==> flow/design.v <==
`timescale 1ns / 1ps
module signed_unsigned_converter #(parameter WIDTH = 16) (
    input wire [WIDTH-1:0] data_in,   
    input wire is_signed,             
    output reg [WIDTH-1:0] data_out   
);
    reg signed [WIDTH-1:0] signed_data;    
    reg [WIDTH-1:0] unsigned_data;         
    always @(*) begin
        if (is_signed) begin
            signed_data = data_in;   
            unsigned_data = signed_data + (1 << (WIDTH-1));   
            data_out = unsigned_data;
        end else begin
            unsigned_data = data_in;   
            signed_data = unsigned_data - (1 << (WIDTH-1));   
            data_out = signed_data;
        end
    end
endmodule
module clk_divider #(
	parameter FRE_DIV = 2499				 
)(
    input clk,
    input rst_n,               
    output reg sample_en       
);
    localparam W = $clog2(FRE_DIV + 1);
    localparam [W-1:0] LAST = FRE_DIV;
    reg [W-1:0] clk_div;
    always @(posedge clk or negedge rst_n) begin
        if (!rst_n) begin
            clk_div <= {W{1'b0}};
            sample_en <= 1'b0;
        end else begin
            if (clk_div == LAST) begin
                clk_div <= {W{1'b0}};
                sample_en <= 1'b1;
            end else begin
                clk_div <= clk_div + 1'b1;
                sample_en <= 1'b0;
            end
        end
    end
endmodule
module wave_cal #(
    parameter N = 8,                        
    parameter SAMPLE_POINTS = 64,           
    parameter LOG_2_SAMPLE_POINTS = 6,      
    parameter JUDGE_THRESHOLD = 700,        
    parameter FRE_DIV = 1249                
)(
    input wire clk,
    input wire rst_n,
    input wire [N-1:0] data_in_unsigned,
    output reg signed[N-1:0] signal_dc_removed,   
    output reg unsigned[N-1:0] vpp,               
    output reg unsigned[N-1:0] dc_offset,         
    output reg [N-1:0] papr,                      
    output reg is_sine_wave                       
);
    localparam L = LOG_2_SAMPLE_POINTS;
    localparam SW = 2*N - 2 + L;
    localparam [L-1:0] LAST = SAMPLE_POINTS - 1;
    localparam [2*N-3:0] THR = JUDGE_THRESHOLD;
    reg [L-1:0] sample_count_dc;
    reg unsigned[N-1:0] max_value;
    reg unsigned[N-1:0] min_value;
    wire [N:0] max_plus_min = {1'b0, max_value} + {1'b0, min_value};
    wire sample_clk;
    reg [SW-1:0] sum_squares;
    reg [L-1:0] sample_count_id;
    clk_divider #(.FRE_DIV (FRE_DIV)) clk_divider_inst(
        .clk(clk),
        .rst_n(rst_n),
        .sample_en(sample_clk)
    );
    always @(posedge clk or negedge rst_n) begin
        if (!rst_n) begin
            sample_count_dc <= {L{1'b0}};
            max_value <= {N{1'b0}};
            min_value <= {N{1'b1}};
            vpp <= {N{1'b0}};
            dc_offset <= {N{1'b0}};
        end else if (sample_clk) begin
            if (data_in_unsigned > max_value)
                max_value <= data_in_unsigned;
            if (data_in_unsigned < min_value)
                min_value <= data_in_unsigned;
            if (sample_count_dc == LAST) begin
                vpp <= max_value - min_value;
                dc_offset <= max_plus_min[N:1];    
                max_value <= {N{1'b0}};
                min_value <= {N{1'b1}};
                sample_count_dc <= {L{1'b0}};
            end else begin
                sample_count_dc <= sample_count_dc + 1'b1;
            end
        end
    end
    always @(posedge clk or negedge rst_n) begin
        if (!rst_n) begin
            signal_dc_removed <= {N{1'b0}};
        end else if (|dc_offset) begin
            signal_dc_removed <= data_in_unsigned - dc_offset;
        end
    end
    wire signed [2*N-1:0] dc_sq_full = signal_dc_removed * signal_dc_removed;
    wire [2*N-2:0] dc_sq = dc_sq_full[2*N-2:0];
    wire [2*N-1:0] vpp_squared = vpp * vpp;                      
    wire [2*N-4:0] vpp_squared_scaled = vpp_squared[2*N-1:3];    
    wire [SW-L-1:0] valid = sum_squares[SW-1:L];                  
    wire [SW-L-1:0] err_vpp_valid = (valid > vpp_squared_scaled) ?
                                    valid - vpp_squared_scaled :
                                    vpp_squared_scaled - valid;
    wire [2*N-1:0] papr_q = vpp_squared / valid;
    always @(posedge clk or negedge rst_n) begin
        if (!rst_n) begin
            sum_squares <= {SW{1'b0}};
            sample_count_id <= {L{1'b0}};
            is_sine_wave <= 1'b0;
            papr <= {N{1'b0}};
        end else if (sample_clk) begin
            sum_squares <= sum_squares + dc_sq;
            if (sample_count_id == LAST) begin
                if (|valid) papr <= papr_q[N-1:0];
                else papr <= {N{1'b0}};
                is_sine_wave <= (err_vpp_valid < THR);
                sum_squares <= {SW{1'b0}};
                sample_count_id <= {L{1'b0}};
            end else
                sample_count_id <= sample_count_id + 1'b1;
        end
    end
endmodule
module wave_rectifier #( parameter N = 8)(
    input clk,
    input rst_n,
    input signed[N-1:0] signal_dc_removed,
    output reg signal_rectified  	 
);
    always @(posedge clk or negedge rst_n) begin
        if (!rst_n) begin
            signal_rectified <= 1'b0;
        end else begin
			signal_rectified <= ~signal_dc_removed[N-1] & (|signal_dc_removed[N-2:0]);
        end
    end
endmodule
module frequency_counter  #(
	parameter MEASURE_CLK_CNT = 200,		 
	parameter MEASURE_CLK = 20000            
)(
    input clk,
    input sample_en,
    input rst_n,
    input signal_in,          	 
    output [15:0] freq_out 	     
);
    localparam CW = $clog2(MEASURE_CLK_CNT + 1);           
    localparam EW = $clog2(MEASURE_CLK_CNT / 2 + 1);       
    localparam MW = $clog2(MEASURE_CLK + 1);
    localparam PW = $clog2((MEASURE_CLK_CNT / 2) * MEASURE_CLK + 1);
    localparam QW = $clog2(MEASURE_CLK / 2 + 1);
    localparam [CW-1:0] CNT_LAST = MEASURE_CLK_CNT;
    localparam [MW-1:0] MCLK = MEASURE_CLK;
    reg signal_prev;           
    reg [CW-1:0] count_clk;    
    reg [EW-1:0] count_signal; 
    reg [CW-1:0] N1;           
    reg [EW-1:0] N2;           
    reg [QW-1:0] freq_q;
    assign freq_out = freq_q;
    always @(posedge clk or negedge rst_n) begin
        if (!rst_n) begin
            signal_prev <= 1'b0;
        end else if (sample_en) begin
            signal_prev <= signal_in;
        end
    end
    always @(posedge clk or negedge rst_n) begin
        if (!rst_n) begin
            count_clk <= {CW{1'b0}};
            count_signal <= {EW{1'b0}};
            N1 <= {CW{1'b0}};
            N2 <= {EW{1'b0}};
        end else if (sample_en) begin
            count_clk <= count_clk + 1'b1;
            if (signal_in && !signal_prev) begin
                count_signal <= count_signal + 1'b1;
            end
            if (count_clk == CNT_LAST) begin
                N1 <= count_clk;
                N2 <= count_signal;
                count_clk <= {CW{1'b0}};
                count_signal <= {EW{1'b0}};
            end
        end
    end
    wire [PW-1:0] num = N2 * MCLK;
    wire [PW-1:0] quo = num / N1;
    always @(posedge clk or negedge rst_n) begin
        if (!rst_n) begin
            freq_q <= {QW{1'b0}};
        end else if (sample_en && (|N1)) begin
            freq_q <= quo[QW-1:0];
        end
    end
endmodule
module ma_measure #(
	parameter N=8
)(
    input        clk,
    input        sample_en,
    input        rst_n,
	input        ma_measure_enable,
    input  		[N-1:0] vpp,       
    output  	[7:0] ma           
);
    reg [N+13:0] vpp_mult;    
    reg [N+13:0] sum;
    reg [N:0]    ma_temp;
    reg [6:0]    ma_r;
    assign ma = {1'b0, ma_r};
    wire [N+13:0] v = vpp;
    wire [N+17:0] sum22 = sum * 5'd22;
    always @(posedge clk or negedge rst_n) begin
        if (!rst_n) begin
            vpp_mult <= {(N+14){1'b0}};
            sum      <= {(N+14){1'b0}};
            ma_temp  <= {(N+1){1'b0}};
            ma_r     <= 7'd0;
        end else if (sample_en && ma_measure_enable)begin
            vpp_mult <= (v << 13) + (v << 10) + (v << 9) + (v << 8) + (v << 4);
            sum <= vpp_mult + 13'd7143;
            ma_temp <= sum22[N+17:17];
            if (ma_temp < 7'd30)
                ma_r <= 7'd30;
            else if (ma_temp > 7'd100)
                ma_r <= 7'd100;
            else
                ma_r <= ma_temp[6:0];
        end else if (sample_en) ma_r <= 7'd0;
    end
endmodule
module mf_measure#(
	parameter N=16,
	parameter FW=16
)(
    input        clk,
    input        sample_en,
    input        rst_n,
	input        mf_measure_enable,
	input       [FW-1:0] fm_freq,   
    input  		[N-1:0] vpp,        
    output 	    [7:0] mf            
);
    reg [N+9:0] vpp_mult;    
    reg [N+9:0] mf_temp;
    reg [5:0]   mf_r;
    assign mf = {2'b00, mf_r};
    wire [N+9:0] v = vpp;
    wire [N+9:0] quo = vpp_mult / fm_freq;
    always @(posedge clk or negedge rst_n) begin
        if (!rst_n) begin
            vpp_mult <= {(N+10){1'b0}};
            mf_temp  <= {(N+10){1'b0}};
            mf_r     <= 6'd0;
        end else if (sample_en && mf_measure_enable)begin
			vpp_mult <= (v << 10) - (v << 4) - (v << 3);
            mf_temp <= (|fm_freq) ? quo : {(N+10){1'b0}};
            if (mf_temp < 6'd10)
                mf_r <= 6'd10;
            else if (mf_temp > 6'd50)
                mf_r <= 6'd50;
            else
                mf_r <= mf_temp[5:0];
        end
    end
endmodule
module measure #(
	parameter N=8,
	parameter WAVE_DIV=249
	)(
	input clk,
	input sample_en,
	input rst_n,
	input [N-1:0] signal_in_unsigned,
	input ma_measure_enable,
	input mf_measure_enable,
    output is_sine_wave,      		 
	output [15:0] freq_out,
	output [N-1:0]papr,				 
	output unsigned[N-1:0] vpp,
	output unsigned[N-1:0] dc_offset,
	output [7:0] ma,
	output [7:0] mf
);
    wire signed[N-1:0] signal_dc_removed;   	 
 	wire signal_rectified;
	wave_cal #(
		.N(N),
		.SAMPLE_POINTS(512),
		.LOG_2_SAMPLE_POINTS(9),
		.JUDGE_THRESHOLD(700),
		.FRE_DIV(WAVE_DIV)
	)wave_cal_inst(
		.clk(clk),
	    .rst_n(rst_n),
	    .data_in_unsigned(signal_in_unsigned),
	    .signal_dc_removed(signal_dc_removed),
	    .vpp(vpp),
		.dc_offset(dc_offset),
		.papr(papr),
	    .is_sine_wave(is_sine_wave)
	);
 	wave_rectifier #(.N(N)) wave_rectifier_inst(
		.clk(clk),
		.rst_n(rst_n),
		.signal_dc_removed(signal_dc_removed),
		.signal_rectified(signal_rectified)
	);
	frequency_counter #(
		.MEASURE_CLK_CNT(400),
		.MEASURE_CLK(20000)
	)frequency_counter_inst(
		.clk(clk),
		.sample_en(sample_en),
		.rst_n(rst_n),
		.signal_in(signal_rectified),
		.freq_out(freq_out)
	);
	ma_measure #(
		.N(N)
	)ma_measure_inst(
		.clk(clk),
		.sample_en(sample_en),
		.rst_n(rst_n),
		.ma_measure_enable(is_sine_wave & ma_measure_enable),
		.vpp(vpp),
		.ma(ma)
	);
	mf_measure #(
		.N(N),
		.FW(14)
	)mf_measure_inst(
		.clk(clk),
		.sample_en(sample_en),
		.rst_n(rst_n),
		.mf_measure_enable(mf_measure_enable),
		.fm_freq(freq_out[13:0]),
		.vpp(vpp),
		.mf(mf)
	);
endmodule
module data_sele(
    input sys_clk,
    input sys_rst_n,
    input [7:0]askdemod_vpp,
    input [9:0]fskdemod_vpp,
    input [7:0]pskdemod_vpp,
    input [7:0]askdemod_dc_offset,
    input [7:0]ask_papr,
    input [9:0]fsk_papr,
    input [7:0]psk_papr,
    input ask_is_sine_wave,
	input fsk_is_sine_wave,
	input [7:0] askdemod_data,
	input [9:0] fskdemod_data,
	input [7:0] pskdemod_data,
	input [39:0] fir_data_out,
	input [15:0] ask_freq_out,
	input [15:0] fsk_freq_out,
	input [15:0] psk_freq_out,
	input [7:0] ma,
    output reg[7:0] demod_data,
    output [7:0] uart_mod_type,
    output [15:0] uart_demod_fre
);
    reg [2:0]  mod_type;
    reg [13:0] demod_fre;
    assign uart_mod_type = {5'd0, mod_type};
    assign uart_demod_fre = {2'd0, demod_fre};
    always @(posedge sys_clk or negedge sys_rst_n) begin
        if(!sys_rst_n)begin
            demod_data <= 8'd0;
            mod_type <= 3'd0;
            demod_fre <= 14'd0;
        end
        else begin
            if(askdemod_dc_offset < 8'd60) begin
                if(ask_papr > 8'd5)begin
                    if(ma >= 8'd30 && ma <= 8'd35)
                        demod_data <= {askdemod_data[6:0], 1'b0};
                    else demod_data <= askdemod_data;
                    demod_fre <= ask_freq_out[13:0];
                    mod_type <= 3'd1;                    
                end
                else begin
                    demod_data <= askdemod_data;
                    demod_fre <= ask_freq_out[13:0];
                    mod_type <= 3'd2;                    
                end
            end
            else if(fsk_papr >= 10'd20)begin
                demod_data <= pskdemod_data;
                mod_type <= 3'd5;                        
                demod_fre <= psk_freq_out[13:0];
            end
            else if(fsk_papr >= 10'd5)begin
                demod_fre <= fsk_freq_out[13:0];
                mod_type <= 3'd3;                        
                if(fsk_freq_out <= 16'd1500)begin
                    demod_data <= {~fskdemod_data[7], fskdemod_data[4:0], 2'b00};
                end
                else if(fsk_freq_out <= 16'd2500)begin
                    demod_data <= {~fskdemod_data[7], fskdemod_data[5:0], 1'b0};
                end
                else demod_data <= {~fskdemod_data[7], fskdemod_data[6:0]};
            end
            else if(|fsk_papr)begin
                demod_data <= fskdemod_data[9:2];
                demod_fre <= fsk_freq_out[13:0];
                mod_type <= 3'd4;                        
            end
            else begin
                mod_type <= 3'd6;                        
            end
        end
    end
endmodule
module measure_sys(
	input            sys_clk,
	input            sys_rst_n,
	input      [7:0] askdemod_data,    
	input      [9:0] fsk_demod,        
	input      [7:0] pskdemod_data,    
	output     [7:0] demod_data,
	output     [7:0] uart_mod_type,
	output    [15:0] uart_demod_fre,
	output     [7:0] uart_mod_depth,
	output reg [7:0] uart_delta_freq
);
	localparam SAMPLE_DIV = 249;   
	localparam WAVE_DIV   = 24;    
	wire [8:0] fskdemod_data_9;
	wire [9:0] fskdemod_data_10;
	wire [7:0] ma;
	wire [7:0] mf;
	wire ask_is_sine_wave;
	wire fsk_is_sine_wave;
	wire [7:0] askdemod_vpp;
	wire [9:0] fskdemod_vpp;
	wire [7:0] pskdemod_vpp;
	wire [7:0] askdemod_dc_offset;
	wire [7:0] ask_papr;
	wire [9:0] fsk_papr;
	wire [7:0] psk_papr;
	wire [15:0] ask_freq_out;
	wire [15:0] fsk_freq_out;
	wire [15:0] psk_freq_out;
	signed_unsigned_converter #(9) signed_unsigned_converter_fsk2(
		.data_in(fsk_demod[8:0]),
		.is_signed(1'b1),
		.data_out(fskdemod_data_9)
	);
	signed_unsigned_converter #(10) signed_unsigned_converter_fsk3(
		.data_in(fsk_demod),
		.is_signed(1'b1),
		.data_out(fskdemod_data_10)
	);
	wire sample_en;
	clk_divider #(.FRE_DIV(SAMPLE_DIV)) clk_divider_inst(
		.clk(sys_clk),
		.rst_n(sys_rst_n),
		.sample_en(sample_en)
	);
	measure #(.N(8), .WAVE_DIV(WAVE_DIV)) measure_ask(
		.clk(sys_clk),
		.sample_en(sample_en),
		.rst_n(sys_rst_n),
		.signal_in_unsigned(askdemod_data),
		.ma_measure_enable(1'b1),
		.mf_measure_enable(1'b0),
		.is_sine_wave(ask_is_sine_wave),
		.freq_out(ask_freq_out),
		.papr(ask_papr),
		.vpp(askdemod_vpp),
		.dc_offset(askdemod_dc_offset),
		.ma(ma),
		.mf()
	);
	measure #(.N(9), .WAVE_DIV(WAVE_DIV)) measure_fsk(
		.clk(sys_clk),
		.sample_en(sample_en),
		.rst_n(sys_rst_n),
		.signal_in_unsigned(fskdemod_data_9),
		.ma_measure_enable(1'b0),
		.mf_measure_enable(1'b1),
		.is_sine_wave(fsk_is_sine_wave),
		.freq_out(fsk_freq_out),
		.papr(fsk_papr[8:0]),
		.vpp(fskdemod_vpp[8:0]),
		.dc_offset(),
		.ma(),
		.mf(mf)
	);
	assign fsk_papr[9] = 1'b0;
	assign fskdemod_vpp[9] = 1'b0;
	measure #(.N(8), .WAVE_DIV(WAVE_DIV)) measure_psk(
		.clk(sys_clk),
		.sample_en(sample_en),
		.rst_n(sys_rst_n),
		.signal_in_unsigned(pskdemod_data),
		.ma_measure_enable(1'b0),
		.mf_measure_enable(1'b0),
		.is_sine_wave(),
		.freq_out(psk_freq_out),
		.papr(psk_papr),
		.vpp(pskdemod_vpp),
		.dc_offset(),
		.ma(),
		.mf()
	);
	data_sele data_sele_inst(
		.sys_clk(sys_clk),
		.sys_rst_n(sys_rst_n),
		.askdemod_vpp(askdemod_vpp),
		.fskdemod_vpp(fskdemod_vpp),
		.pskdemod_vpp(pskdemod_vpp),
		.ask_papr(ask_papr),
		.fsk_papr(fsk_papr),
		.psk_papr(psk_papr),
		.askdemod_dc_offset(askdemod_dc_offset),
		.ask_is_sine_wave(ask_is_sine_wave),
		.fsk_is_sine_wave(fsk_is_sine_wave),
		.askdemod_data(askdemod_data),
		.fskdemod_data(fskdemod_data_10),
		.pskdemod_data(pskdemod_data),
		.fir_data_out(40'd0),
		.ma(ma),
		.ask_freq_out(ask_freq_out),
		.fsk_freq_out(fsk_freq_out),
		.psk_freq_out(psk_freq_out),
		.demod_data(demod_data),
		.uart_mod_type(uart_mod_type),
		.uart_demod_fre(uart_demod_fre)
	);
	reg [6:0] mod_depth;
	assign uart_mod_depth = {1'b0, mod_depth};
	wire [2:0] mod_type = uart_mod_type[2:0];
	always @(posedge sys_clk or negedge sys_rst_n) begin
		if (!sys_rst_n) begin
			mod_depth <= 7'd0;
			uart_delta_freq <= 8'd0;
		end
		else if (mod_type == 3'd1)
			mod_depth <= ma[6:0];
		else if (mod_type == 3'd3 || mod_type == 3'd4) begin
			mod_depth <= mf[6:0];
			if (mod_type == 3'd3)
				uart_delta_freq <= fskdemod_vpp[7:0];
		end
		else begin
			mod_depth <= 7'd0;
			uart_delta_freq <= 8'd0;
		end
	end
endmodule
Wiki page: measure_sys / tool data

Reports on measure_sys

Tool output for the design above before and after an edit, in the order of the flow.
Lines under "unedited" count in the file above, lines under "edited" in the edited file.
"difference" is "edited" less "unedited", of the values as shown.
Cell names lack the library's common part.
Not given: n/a

Top: measure_sys
Clock input: sys_clk
Cell library: sky130hd
Corner: tt_025C_1v80

Diff

Unified diff, file above to edited file.
The edited RTL no longer does the same as the RTL above: the edit was made by script, with no optimisation intended.

```diff
@@ -199,5 +199,5 @@
     end
     wire [PW-1:0] num = N2 * MCLK;
-    wire [PW-1:0] quo = num / N1;
+    wire [PW-1:0] quo = num >> N1;
     always @(posedge clk or negedge rst_n) begin
         if (!rst_n) begin
```

After elaboration

Counts by Yosys on the flattened word-level netlist (proc, flatten, opt, wreduce; memories kept). Register bits leave out memories and registers merged into their read ports (data or address). Print and check cells are left out. Cells with the same type and inputs are merged into one.

Bit counts:

| item                        | unedited | edited | difference |
| flip-flop bits (word level) | 549      | 549    | 0 |
| bits of input ports         | 28       | 28     | 0 |
| output and inout bits       | 48       | 48     | 0 |
| cells after elaboration     | 280      | 280    | 0 |

Operators by class:

| item                             | unedited | edited | difference |
| add/sub/neg operators            | 36       | 36     | 0 |
| multiply operators               | 8        | 8      | 0 |
| div/mod/pow operators            | 6        | 3      | -3 |
| order comparisons                | 20       | 20     | 0 |
| equality and inequality tests    | 16       | 16     | 0 |
| shifts and indexed selects       | 0        | 3      | +3 |
| mux-type cells                   | 67       | 67     | 0 |
| bitwise gates (word level)       | 8        | 8      | 0 |
| reductions and logical operators | 54       | 54     | 0 |

Operator list:

| kind                         | unedited | edited | difference |
| divider 22 x 9 -> 22 bit     | 3        | 0      | -3 |
| right shift 22 x 9 -> 14 bit | 0        | 3      | +3 |

Unchanged operator kinds not shown: 79.

Logic depth

Longest topological path by Yosys (ltp), each cell counted once; first at word level (registers and memories cut), then after technology mapping (sequential cells cut; the memories' decode and read muxes count).

Depth:

| item                         | unedited | edited | difference |
| depth in word-level cells    | 6        | 6      | 0 |
| ABC_AREA                     | 0        | 0      | n/a |
| depth in mapped cells        | 281      | 210    | -71 |
| depth with buffers taken out | 269      | 202    | -67 |

Synthesis result

The flow's flattened synthesis, as Yosys stat reports it; memories are mapped. The netlist is that of the ABC_AREA named above (0 if unset); the other value can give another one.

Cell types:

| cell     | unedited | edited | difference |
| ha_1     | 1470     | 997    | -473 |
| nand2_1  | 1092     | 668    | -424 |
| o21a_1   | 587      | 220    | -367 |
| nor3_1   | 619      | 273    | -346 |
| o31ai_1  | 350      | 48     | -302 |
| nor2_1   | 826      | 601    | -225 |
| o21ai_0  | 748      | 531    | -217 |
| a21oi_1  | 645      | 473    | -172 |
| nand2b_1 | 194      | 104    | -90 |
| xnor2_1  | 368      | 306    | -62 |
| xor2_1   | 209      | 150    | -59 |
| and2_1   | 152      | 98     | -54 |
| nor2b_1  | 138      | 86     | -52 |
| clkbuf_1 | 278      | 233    | -45 |
| a21o_1   | 230      | 185    | -45 |
| nand3_1  | 204      | 168    | -36 |
| nand4_1  | 103      | 68     | -35 |
| or2_2    | 82       | 47     | -35 |

Unchanged cell types not shown: 7.
Not every row of either side is listed.

Synthesis totals:

| item                              | unedited  | edited    | difference |
| cell count                        | 11575     | 8087      | -3488 |
| cell area after synthesis (sq mm) | 0.0914815 | 0.0671381 | -0.0243434 |
| area of sequential cells (sq mm)  | 0.0134942 | 0.0134942 | 0.0000000 |
| mapped flip-flops                 | 538       | 538       | 0 |
| buffers                           | 338       | 261       | -77 |

By module: a second synthesis without flattening, with its own total; a netlist apart from the flattened one above.

Second synthesis, totals:

| item                                 | unedited  | edited    | difference |
| cells (unflattened synthesis)        | 18784     | 14698     | -4086 |
| area (unflattened synthesis) (sq mm) | 0.1471812 | 0.1184236 | -0.0287576 |

Rows give one instance, submodules left out.

Modules, unedited:

| module                               | times used | cells | area (sq mm) | sequential area (sq mm) |
| frequency_counter                    | 3          | 1838  | 0.0137432    | 0.0012262 |
| wave_cal                             | 2          | 2088  | 0.0168749    | 0.0022622 |
| mf_measure                           | 2          | 1482  | 0.0109705    | 0.0009759 |
| wave_cal                             | 1          | 2508  | 0.0202432    | 0.0024636 |
| mf_measure                           | 1          | 1500  | 0.0112783    | 0.001026 |
| ma_measure (N=8)                     | 2          | 545   | 0.0046845    | 0.0013263 |
| ma_measure (N=9)                     | 1          | 585   | 0.0050261    | 0.0014013 |
| data_sele                            | 1          | 232   | 0.0020032    | 0.0006256 |
| clk_divider (FRE_DIV=24)             | 3          | 25    | 0.0002915    | 0.0001501 |
| measure_sys                          | 1          | 64    | 0.0007557    | 0.0003754 |
| clk_divider (FRE_DIV=249)            | 1          | 42    | 0.0004192    | 0.0002252 |
| wave_rectifier (N=8)                 | 2          | 4     | 0.0000475    | 0.000025 |
| signed_unsigned_converter (WIDTH=10) | 1          | 10    | 0.0000713    | 0 |
| signed_unsigned_converter (WIDTH=9)  | 1          | 9     | 0.0000638    | 0 |

unedited: Further modules, not shown: 3.

Modules, edited:

| module                               | times used | cells | area (sq mm) | sequential area (sq mm) |
| wave_cal                             | 2          | 2088  | 0.0168749    | 0.0022622 |
| mf_measure                           | 2          | 1482  | 0.0109705    | 0.0009759 |
| wave_cal                             | 1          | 2508  | 0.0202432    | 0.0024636 |
| frequency_counter                    | 3          | 496   | 0.0042641    | 0.0012262 |
| mf_measure                           | 1          | 1500  | 0.0112783    | 0.001026 |
| ma_measure (N=8)                     | 2          | 522   | 0.0045631    | 0.0013263 |
| ma_measure (N=9)                     | 1          | 571   | 0.0049485    | 0.0014013 |
| data_sele                            | 1          | 232   | 0.0020032    | 0.0006256 |
| clk_divider (FRE_DIV=24)             | 3          | 25    | 0.0002915    | 0.0001501 |
| measure_sys                          | 1          | 64    | 0.0007557    | 0.0003754 |
| clk_divider (FRE_DIV=249)            | 1          | 42    | 0.0004192    | 0.0002252 |
| wave_rectifier (N=8)                 | 2          | 4     | 0.0000475    | 0.000025 |
| signed_unsigned_converter (WIDTH=10) | 1          | 10    | 0.0000713    | 0 |
| signed_unsigned_converter (WIDTH=9)  | 1          | 9     | 0.0000638    | 0 |

edited: Further modules, not shown: 3.

Timing after synthesis

Path of least setup slack by OpenSTA after synthesis, without wires, with an ideal clock, recovery checks aside; 20% of the period is set as input and as output delay. Where synthesis merged equal registers, the netlist keeps one of their names.

Path after synthesis:

| item                                | unedited                                              | edited                                     | difference |
| path type                           | register to register                                  | register to register                       | n/a |
| from                                | register measure_fsk.frequency_counter_inst.N2[2]     | register measure_fsk.wave_cal_inst.vpp[6]  | n/a |
| to                                  | register measure_fsk.frequency_counter_inst.freq_q[0] | register measure_fsk.wave_cal_inst.papr[0] | n/a |
| period (ns)                         | 100.0                                                 | 100.0                                      | 0.0 |
| setup time (ns)                     | 0.124                                                 | 0.150                                      | +0.026 |
| launch time at the first pin (ns)   | 0.000                                                 | 0.000                                      | 0.000 |
| arrival (ns)                        | 52.563                                                | 42.085                                     | -10.478 |
| required time (ns)                  | 99.876                                                | 99.850                                     | -0.026 |
| path slack (ns)                     | 47.313                                                | 57.765                                     | +10.452 |
| path delay (ns)                     | 52.687                                                | 42.235                                     | -10.452 |
| stages                              | 255                                                   | 199                                        | -56 |
| buffers on the path                 | 20                                                    | 8                                          | -12 |
| period reached after synthesis (ns) | 52.687                                                | 42.235                                     | -10.452 |

"path delay" is the arrival time less input delay plus setup time.
"stages" counts driving pins, that of a launching flip-flop among them; a cell with two outputs on the path counts twice.
"period reached after synthesis" = period - worst setup slack (recovery checks aside). The figure is calculated, with input and output delays left at 20% of the set period.
Between the ends stands the longest chain of elaborated cells between them, by number of cells; it is not shown to be the way that was timed. Of several equally long chains one is given.
A line is the first line of the expression or statement that the cell stems from. Yosys adds cells for indexed reads and writes and turns some case tables into memories.
At most two assigning lines are given for a register; there are more.

Between the ends, after synthesis, unedited:
Cell sequence: dfrtp_1 > inv_1 > ha_1 > ha_1 > inv_1 > fa_1 > fa_1 > inv_1 > fa_1 > a211o_1 > a2111oi_0 > o21a_1 > o21ai_0 > xnor2_1 > ha_1 > nor2_1 > nor4_4 > o2111a_1 > [219 not listed] > o21ai_0 > nand2b_1 > a21oi_1 > nand3_1 > or4b_4 > mux2_1 > ha_1 > a21o_1 > a21oi_1 > nor2b_1 > o21ai_0 > nand2_1 > a21oi_1 > a21oi_1 > nor2_1 > o311ai_0 > o221a_1 > a211o_1
Length of the longest elaborated chain: 2
Elaborated cells between the ends (all ways): 2
Source lines of those cells: 2
Classes of those cells: mul (1); div (1)

RTL lines, path after synthesis, unedited:

| item                        | line | RTL |
| start, declared             | 171  | `reg [EW-1:0] N2;` |
| start, assigned             | 186  | `N2 <= {EW{1'b0}};` |
| start, assigned             | 194  | `N2 <= count_signal;` |
| multiplier 8 x 10 -> 17 bit | 200  | `wire [PW-1:0] num = N2 * MCLK;` |
| divider 22 x 9 -> 22 bit    | 201  | `wire [PW-1:0] quo = num / N1;` |
| end, assigned               | 204  | `freq_q <= {QW{1'b0}};` |
| end, assigned               | 206  | `freq_q <= quo[QW-1:0];` |
| end, declared               | 172  | `reg [QW-1:0] freq_q;` |

Between the ends, after synthesis, edited:
Cell sequence: dfrtp_1 > clkinv_1 > nor2_1 > fa_1 > fa_1 > fa_1 > inv_1 > fa_1 > inv_1 > ha_1 > o21a_1 > o21a_1 > nand3_1 > or2_2 > o21ai_0 > mux2i_1 > nor2_1 > inv_1 > [163 not listed] > o41ai_1 > and2_1 > clkbuf_1 > mux2_2 > ha_1 > a21oi_1 > nor2b_1 > o21ai_0 > nand2b_1 > a21oi_1 > or2_2 > a31oi_1 > o31a_1 > o21ai_0 > nand3_1 > or3b_2 > o22ai_1 > a221oi_1
Length of the longest elaborated chain: 3
Elaborated cells between the ends (all ways): 3
Source lines of those cells: 3
Classes of those cells: mul (1); div (1); mux (1)

RTL lines, path after synthesis, edited:

| item                       | line | RTL |
| start, declared            | 57   | `output reg unsigned[N-1:0] vpp,` |
| start, assigned            | 83   | `vpp <= {N{1'b0}};` |
| start, assigned            | 91   | `vpp <= max_value - min_value;` |
| multiplier 9 x 9 -> 18 bit | 110  | `wire [2*N-1:0] vpp_squared = vpp * vpp;` |
| divider 18 x 16 -> 18 bit  | 116  | `wire [2*N-1:0] papr_q = vpp_squared / valid;` |
| 2-to-1 mux 9 bit           | 126  | `if (\|valid) papr <= papr_q[N-1:0];` |
| end, assigned              | 126  |  |
| end, assigned              | 127  | `else papr <= {N{1'b0}};` |
| end, declared              | 59   | `output reg [N-1:0] papr,` |

Path in the finished layout

From the final timing report of each run of pair 1: the path of least setup slack in the routed layout; clock arrival at registers is part of the times.

Path post-layout:

| item                              | unedited                                              | edited                                     | difference |
| path type                         | register to register                                  | register to register                       | n/a |
| from                              | register measure_fsk.frequency_counter_inst.N2[3]     | register measure_fsk.wave_cal_inst.vpp[6]  | n/a |
| to                                | register measure_fsk.frequency_counter_inst.freq_q[0] | register measure_fsk.wave_cal_inst.papr[0] | n/a |
| period (ns)                       | 100.0                                                 | 100.0                                      | 0.0 |
| setup time (ns)                   | 0.12                                                  | 0.17                                       | +0.05 |
| launch time at the first pin (ns) | 0.68                                                  | 0.69                                       | +0.01 |
| arrival (ns)                      | 61.49                                                 | 47.83                                      | -13.66 |
| required time (ns)                | 100.56                                                | 100.54                                     | -0.02 |
| path slack (ns)                   | 39.07                                                 | 52.70                                      | +13.63 |
| stages                            | 240                                                   | 197                                        | -43 |
| buffers on the path               | 1                                                     | 5                                          | +4 |

Between the ends stands the longest chain of elaborated cells between them, by number of cells; it is not shown to be the way that was timed. Of several equally long chains one is given.
At most two assigning lines are given for a register; there are more.

Between the ends, post-layout, unedited:
Cell sequence: dfrtp_1 > inv_1 > ha_1 > ha_1 > inv_1 > fa_1 > fa_1 > inv_1 > fa_1 > a211o_1 > a2111oi_0 > o21a_1 > o21ai_0 > xnor2_1 > ha_1 > nor2_1 > nor4_4 > o2111a_1 > [204 not listed] > o21ai_0 > nand2b_1 > a21oi_1 > nand3_1 > or4b_4 > mux2_1 > ha_1 > a21o_1 > a21oi_1 > nor2b_1 > o21ai_0 > nand2_1 > a21oi_1 > a21oi_1 > nor2_1 > o311ai_0 > o221a_1 > a211o_1
Length of the longest elaborated chain: 2
Elaborated cells between the ends (all ways): 2
Source lines of those cells: 2
Classes of those cells: mul (1); div (1)

RTL lines, path post-layout, unedited:

| item                        | line | RTL |
| start, declared             | 171  | `reg [EW-1:0] N2;` |
| start, assigned             | 186  | `N2 <= {EW{1'b0}};` |
| start, assigned             | 194  | `N2 <= count_signal;` |
| multiplier 8 x 10 -> 17 bit | 200  | `wire [PW-1:0] num = N2 * MCLK;` |
| divider 22 x 9 -> 22 bit    | 201  | `wire [PW-1:0] quo = num / N1;` |
| end, assigned               | 204  | `freq_q <= {QW{1'b0}};` |
| end, assigned               | 206  | `freq_q <= quo[QW-1:0];` |
| end, declared               | 172  | `reg [QW-1:0] freq_q;` |

Between the ends, post-layout, edited:
Cell sequence: dfrtp_1 > clkinv_1 > nor2_1 > fa_1 > fa_1 > fa_1 > inv_1 > fa_1 > inv_1 > ha_1 > o21a_1 > o21a_1 > nand3_1 > or2_2 > o21ai_0 > mux2i_1 > nor2_1 > inv_1 > [161 not listed] > a21oi_1 > o41ai_1 > and2_1 > mux2_2 > ha_1 > a21oi_1 > nor2b_1 > o21ai_0 > nand2b_1 > a21oi_1 > or2_2 > a31oi_1 > o31a_1 > o21ai_0 > nand3_1 > or3b_2 > o22ai_1 > a221oi_1
Length of the longest elaborated chain: 3
Elaborated cells between the ends (all ways): 3
Source lines of those cells: 3
Classes of those cells: mul (1); div (1); mux (1)

RTL lines, path post-layout, edited:

| item                       | line | RTL |
| start, declared            | 57   | `output reg unsigned[N-1:0] vpp,` |
| start, assigned            | 83   | `vpp <= {N{1'b0}};` |
| start, assigned            | 91   | `vpp <= max_value - min_value;` |
| multiplier 9 x 9 -> 18 bit | 110  | `wire [2*N-1:0] vpp_squared = vpp * vpp;` |
| divider 18 x 16 -> 18 bit  | 116  | `wire [2*N-1:0] papr_q = vpp_squared / valid;` |
| 2-to-1 mux 9 bit           | 126  | `if (\|valid) papr <= papr_q[N-1:0];` |
| end, assigned              | 126  |  |
| end, assigned              | 127  | `else papr <= {N{1'b0}};` |
| end, declared              | 59   | `output reg [N-1:0] papr,` |

Measured runs

Runs of the flow (Yosys, OpenROAD) on both versions; the two runs of a pair have the same settings. The constraints put input and output delay at 20% of the set period each and load the outputs with 0.01 pF.

Flow settings, pair 1:
period_ns: 100.0
CAP_MARGIN: 20
CORE_MARGIN: 2
CORE_UTILIZATION: 40
SLEW_MARGIN: 20

Final reports, pair 1:

| item                                | unedited  | edited    | difference |
| post-synthesis cell area (sq mm)    | 0.0914815 | 0.0671381 | -0.0243434 |
| die footprint (sq mm)               | 0.232546  | 0.171139  | -0.061407 |
| utilization after routing (%)       | 43.2      | 43.5      | +0.3 |
| worst setup slack after layout (ns) | 39.070    | 52.702    | +13.632 |

Flow settings, pair 2:
CAP_MARGIN: 0
CELL_PAD_IN_SITES_GLOBAL_PLACEMENT: 2
CORE_ASPECT_RATIO: 0.98
CORE_UTILIZATION: 33
GPL_ROUTABILITY_DRIVEN: 0
MAX_ROUTING_LAYER: met4
MIN_ROUTING_LAYER: met1
PLACE_DENSITY_LB_ADDON: 0.22
SETUP_SLACK_MARGIN: 5.0
period_ns: 64.9
CORE_MARGIN: 2
SLEW_MARGIN: 20

Final reports, pair 2:

| item                                | unedited  | edited    | difference |
| post-synthesis cell area (sq mm)    | 0.0914815 | 0.0671381 | -0.0243434 |
| die footprint (sq mm)               | 0.281444  | 0.207073  | -0.074371 |
| utilization after routing (%)       | 36.2      | 36.3      | +0.1 |
| worst setup slack after layout (ns) | 8.895     | 16.820    | +7.925 |
